==> flow/design.v <==
`timescale 1ns / 1ps
module DiscriminantCalculator(
    input signed [31:0] SphereX,
    input signed [31:0] SphereY,
    input signed [31:0] SphereZ,
    input [31:0] SphereRadius,
    input signed [31:0] RayStartX,
    input signed [31:0] RayStartY,
    input signed [31:0] RayStartZ,
    input signed [31:0] RayDirX,
    input signed [31:0] RayDirY,
    input signed [31:0] RayDirZ,
    output signed [31:0] Discriminant,
    output signed [31:0] B_out,
    output QuickIntersects,
    input CLK,
    input aresetn,
    input InputValid,
    output InputReady,
    output OutputReady
    );
    parameter waiting = 2'b00;
    parameter reading = 2'b01;
    parameter process = 2'b10;
    parameter process2 = 2'b11;
    logic [1:0] nextState;
    logic [1:0] state;
    logic signed [31:0] dx;
    logic signed [31:0] dy;
    logic signed [31:0] dz;
    logic signed [31:0] discriminant;
    logic signed [31:0] A;
    logic signed [31:0] B;
    logic signed [31:0] C;
    logic signed [31:0] distX;
    logic signed [31:0] distY;
    logic signed [31:0] distZ;
    logic [31:0] sphereRadiusSquared;
    assign InputReady = (state == waiting);
    assign OutputReady = (state == process2);
    assign Discriminant = discriminant;
    assign B_out = B;
    assign QuickIntersects = (discriminant > 0);
    always_ff@(posedge CLK) begin
        if (aresetn == 1'b0) begin
            state <= waiting;
        end else begin
            state <= nextState;
        end
        if (nextState == reading) begin
            dx <= RayDirX;
            dy <= RayDirY;
            dz <= RayDirZ;
            distX <= RayStartX - SphereX;
            distY <= RayStartY - SphereY;
            distZ <= RayStartZ - SphereZ;
            sphereRadiusSquared <= SphereRadius * SphereRadius;
            A <= RayDirX * RayDirX + RayDirY * RayDirY + RayDirZ * RayDirZ;
        end else if (nextState == process) begin
            B <= (dx * distX + dy * distY + dz * distZ) << 1;
            C <= (distX * distX + distY * distY + distZ * distZ) - sphereRadiusSquared;
        end else if (nextState == process2) begin
            discriminant <= B * B - 4 * A * C;
        end         
    end
    always_comb begin
        case (state) 
        waiting:
            if (InputValid) begin
                nextState = reading;
            end else begin
                nextState = waiting;
            end            
        reading:
            nextState = process;
        process:
            nextState = process2;
        process2:
            nextState = waiting;
        endcase
    end
endmodule
# Step by step through the tools: DiscriminantCalculator
# The steps from the RTL of DiscriminantCalculator to its reports follow in flow order.
# Line numbers count from 1 in the design file above.
# Operators carry their Yosys type and port widths (W data, S select, Z words).
# A cell with -- has no value.
[setup]
top_module = "DiscriminantCalculator"
clock_port = "CLK"
cell_library = "sky130hd"
lib_corner = "tt_025C_1v80"

# Elaborated design
# Source: Yosys, flattened and elaborated, memories not mapped. Widths are those after wreduce. Registers that Yosys merges into a memory's read port (data or address) are not register bits. Print and check cells do not count. Equal cells are merged and count once.
[bits]
input_bits = 323
reg_bits = 351
elab_cells = 49
out_inout_bits = 67
[classes]
n_reduce_logical = 3
n_mul = 12
n_eq = 6
n_logic = 2
n_addsub = 11
mux = 2
compare = 1
[op_table]
columns = ["cell", "n"]
rows = [
  ["$mul A32 B32 Y32", 4],
  ["$mul A32 B32 Y30", 3],
  ["$mul A32 B32 Y31", 3],
  ["$mul A31 B31 Y30", 1],
  ["$mul A30 B32 Y30", 1],
  ["$sub A32 B32 Y32", 5],
  ["$add A32 B32 Y32", 2],
  ["$add A31 B31 Y31", 2],
  ["$add A30 B30 Y30", 2],
  ["$gt A32 B1 Y1 const B", 1],
  ["$eq A2 B2 Y1 const B", 4],
  ["$pmux W2 S4", 1],
  ["$eq A2 B1 Y1 const B", 2],
  ["$reduce_and A3 Y1", 1],
  ["$not A1 Y1", 2],
  ["$logic_not A2 Y1", 1],
  ["$reduce_and A2 Y1", 1],
  ["$mux W1", 1],
]

# Depth
# Longest topological path by Yosys (ltp), each cell counted once; first at word level (registers and memories cut), then after technology mapping (sequential cells cut; the memories' decode and read muxes count).
[depth]
ltp_word = 5
abc_area = 0
depth_mapped = 39
depth_no_buf = 37

# Mapped cells and area
# Yosys stat after the flow's synthesis: flattened, memories mapped to cells. It holds for the ABC_AREA given above (unset counts as 0); a run with the other value may have another netlist.
[synth_totals]
sequential_area_um2 = 10169.8
cells = 18271
synth_area_um2 = 173606.5
flip_flops = 340
[by_type]
columns = ["cell", "n", "area_total_um2"]
rows = [
  ["sky130_fd_sc_hd__fa_1", 4365, 8.74E+04],
  ["sky130_fd_sc_hd__ha_1", 1699, 2.13E+04],
  ["sky130_fd_sc_hd__inv_1", 5614, 2.11E+04],
  ["sky130_fd_sc_hd__edfxtp_1", 336, 1.01E+04],
  ["sky130_fd_sc_hd__and2_1", 1586, 9.92E+03],
  ["sky130_fd_sc_hd__nand2_1", 2101, 7.89E+03],
  ["sky130_fd_sc_hd__xnor2_1", 602, 5.27E+03],
  ["sky130_fd_sc_hd__clkbuf_1", 638, 2.39E+03],
  ["sky130_fd_sc_hd__xor2_1", 159, 1.39E+03],
  ["sky130_fd_sc_hd__a21oi_1", 197, 985.946],
  ["sky130_fd_sc_hd__a21o_1", 119, 893.357],
  ["sky130_fd_sc_hd__nor2_1", 223, 837.053],
  ["sky130_fd_sc_hd__o21ai_0", 116, 580.557],
  ["sky130_fd_sc_hd__nor2b_1", 52, 325.312],
  ["sky130_fd_sc_hd__o21a_1", 38, 285.274],
  ["sky130_fd_sc_hd__nand2b_1", 45, 281.52],
  ["sky130_fd_sc_hd__o21bai_1", 29, 217.709],
  ["sky130_fd_sc_hd__nor3_1", 41, 205.197],
]
# Other cell types: 57; their cells: 311.

# Worst setup path after synthesis
# OpenSTA on the mapped netlist: ideal clock, no wires. The path of least setup slack (recovery checks aside). Input and output delay are each 20% of the period. Register names are those of the netlist, which keeps one name where synthesis merged equal registers.
[synth_path]
kind = "input to register"
start = "input port InputValid"
end = "register A[0]"
required_time_ps = 9466
tclk_ps = 11000
arrival_ps = 26675
path_delay_ps = 26009
stages = 1
setup_time_ps = 1534
input_delay_ps = 2200
n_path_buf = 0
path_slack_ps = -17209
synth_period_reached_ps = 28209
# "path_delay_ps" = arrival - input delay + setup time.
# "stages" counts driving pins, that of a launching flip-flop among them; a cell with two outputs on the path counts twice.
# "synth_period_reached_ps" is the clock period less the worst setup slack; recovery checks do not enter. This is arithmetic on one report: input and output delays are still those of the set period (20% each).
# Between the ends stands the longest chain of elaborated cells between them, by number of cells; it is not shown to be the way that was timed. Of several equally long chains one is given.
# Each line given opens the expression or statement behind the cell; cells for indexed reads and writes are added by Yosys, which also makes memories of some case tables.
[synth_via]
cell_sequence = "sky130_fd_sc_hd__nor4b_1"
elab_chain_cells = 3
cells_between = 3
cone_lines = 3
classes_between = "1 x eq/ne; 2 x mux"
[synth_lines]
columns = ["element", "line_no", "source"]
rows = [
  ["from (decl)", 18, "input InputValid,"],
  ["$mux W1", 69, "if (InputValid) begin"],
  ["$pmux W2 S4", 67, "case (state)"],
  ["$eq A2 B1 Y1", 50, "if (nextState == reading) begin"],
  ["to (assign)", 58, "A <= RayDirX * RayDirX + RayDirY * RayDirY + RayDirZ * RayDirZ;"],
]

# Worst path after layout
# Path of least setup slack in the final report of run 1 (OpenROAD, finished layout, wires in). Where an end is a register, its clock arrival counts in the times.
# The report prints the path's times to 10 ps; the period is as set.
[layout_path]
kind = "input to register"
start = "input port RayDirZ[6]"
end = "register A[23]"
arrival_ps = 12560
setup_time_ps = 280
tclk_ps = 17200
n_path_buf = 3
stages = 32
required_time_ps = 17600
path_slack_ps = 5030
input_delay_ps = 3440
# Between the ends stands the longest chain of elaborated cells between them, by number of cells; it is not shown to be the way that was timed. Of several equally long chains one is given.
[layout_via]
cell_sequence = "sky130_fd_sc_hd__clkdlybuf4s50_1 -> sky130_fd_sc_hd__buf_4 -> sky130_fd_sc_hd__buf_4 -> sky130_fd_sc_hd__inv_1 -> sky130_fd_sc_hd__nor2_1 -> sky130_fd_sc_hd__ha_1 -> sky130_fd_sc_hd__xor2_1 -> sky130_fd_sc_hd__fa_1 -> sky130_fd_sc_hd__inv_1 -> sky130_fd_sc_hd__fa_1 -> sky130_fd_sc_hd__fa_1 -> sky130_fd_sc_hd__inv_1 -> sky130_fd_sc_hd__fa_1 -> sky130_fd_sc_hd__inv_1 -> sky130_fd_sc_hd__fa_1 -> sky130_fd_sc_hd__inv_1 -> sky130_fd_sc_hd__fa_1 -> sky130_fd_sc_hd__inv_1 -> sky130_fd_sc_hd__fa_1 -> sky130_fd_sc_hd__inv_1 -> sky130_fd_sc_hd__fa_1 -> sky130_fd_sc_hd__inv_1 -> sky130_fd_sc_hd__fa_1 -> sky130_fd_sc_hd__ha_1 -> sky130_fd_sc_hd__inv_1 -> sky130_fd_sc_hd__or2_2 -> sky130_fd_sc_hd__nor3_1 -> sky130_fd_sc_hd__o21ai_0 -> sky130_fd_sc_hd__a31oi_1 -> sky130_fd_sc_hd__a221o_1 -> sky130_fd_sc_hd__a21oi_1 -> sky130_fd_sc_hd__xnor2_1"
elab_chain_cells = 2
cells_between = 2
cone_lines = 1
classes_between = "1 x add/sub; 1 x mul"
[layout_lines]
columns = ["element", "line_no", "source"]
rows = [
  ["from (decl)", 12, "input signed [31:0] RayDirZ,"],
  ["$mul A32 B32 Y30", 58, "A <= RayDirX * RayDirX + RayDirY * RayDirY + RayDirZ * RayDirZ;"],
  ["$add A30 B30 Y30", 58, ""],
  ["to (assign)", 58, ""],
]

# Flow measurements of DiscriminantCalculator on sky130hd: 3 stored runs with different settings, listed in no order. Input and output delays are each 20% of the period that was set; the output load is 0.01 pF.
# "clock_period_reached_ps" = clock period - worst setup slack. The figure is calculated, with input and output delays left at 20% of the set period.
# "worst_path_allowed_less_slack_ps" = time allowed to the worst setup path (clock period - input delay - output delay, where it has them) - its slack; a late launch clock adds to it, a late capture clock takes from it.
# "worst_path_allowed_less_slack_ps" is known to 10 ps.

[[run]]
name = "run 1"
[run.settings]
CAP_MARGIN = 5
CELL_PAD_IN_SITES_DETAIL_PLACEMENT = 1
CELL_PAD_IN_SITES_GLOBAL_PLACEMENT = 2
CORE_MARGIN = 5
CORE_UTILIZATION = 38
CTS_CLUSTER_SIZE = 75
GPL_TIMING_DRIVEN = 1
HOLD_SLACK_MARGIN = 0.16
MAX_ROUTING_LAYER = "met4"
SLEW_MARGIN = 35
period_ns = 17.2
[run.results]
design_die_area_um2 = 470479.0
synth_chip_area_um2 = 173606.5
clock_period_reached_ps = 12165
final_setup_ws_ps = 5035
final_hold_ws_ps = 509
finish.stdcell_area_um2 = 186694.0
worst_path_allowed_less_slack_ps = 8730
critical_path_kind = "input to register"
utilization_pct = 41.0
setup_tns_ps = 0

[[run]]
name = "run 2"
[run.settings]
CELL_PAD_IN_SITES_DETAIL_PLACEMENT = 2
CELL_PAD_IN_SITES_GLOBAL_PLACEMENT = 0
CORE_ASPECT_RATIO = 1.52
CORE_MARGIN = 5
CORE_UTILIZATION = 46
CTS_CLUSTER_DIAMETER = 205
CTS_CLUSTER_SIZE = 68
GPL_ROUTABILITY_DRIVEN = 1
GPL_TIMING_DRIVEN = 0
MIN_ROUTING_LAYER = "met2"
TNS_END_PERCENT = 75
period_ns = 11.6
CAP_MARGIN = 20
SLEW_MARGIN = 20
[run.results]
outcome = "unfinished; error GRT-0116 in routing"

[[run]]
name = "run 3"
[run.settings]
CORE_UTILIZATION = 65
period_ns = 10.5
CAP_MARGIN = 20
CORE_MARGIN = 2
SLEW_MARGIN = 20
[run.results]
design_die_area_um2 = 271238.0
synth_chip_area_um2 = 173606.5
clock_period_reached_ps = 10220
final_setup_ws_ps = 280
final_hold_ws_ps = 512
finish.stdcell_area_um2 = 186553.0
worst_path_allowed_less_slack_ps = 8120
critical_path_kind = "input to register"
utilization_pct = 70.3
setup_tns_ps = 0
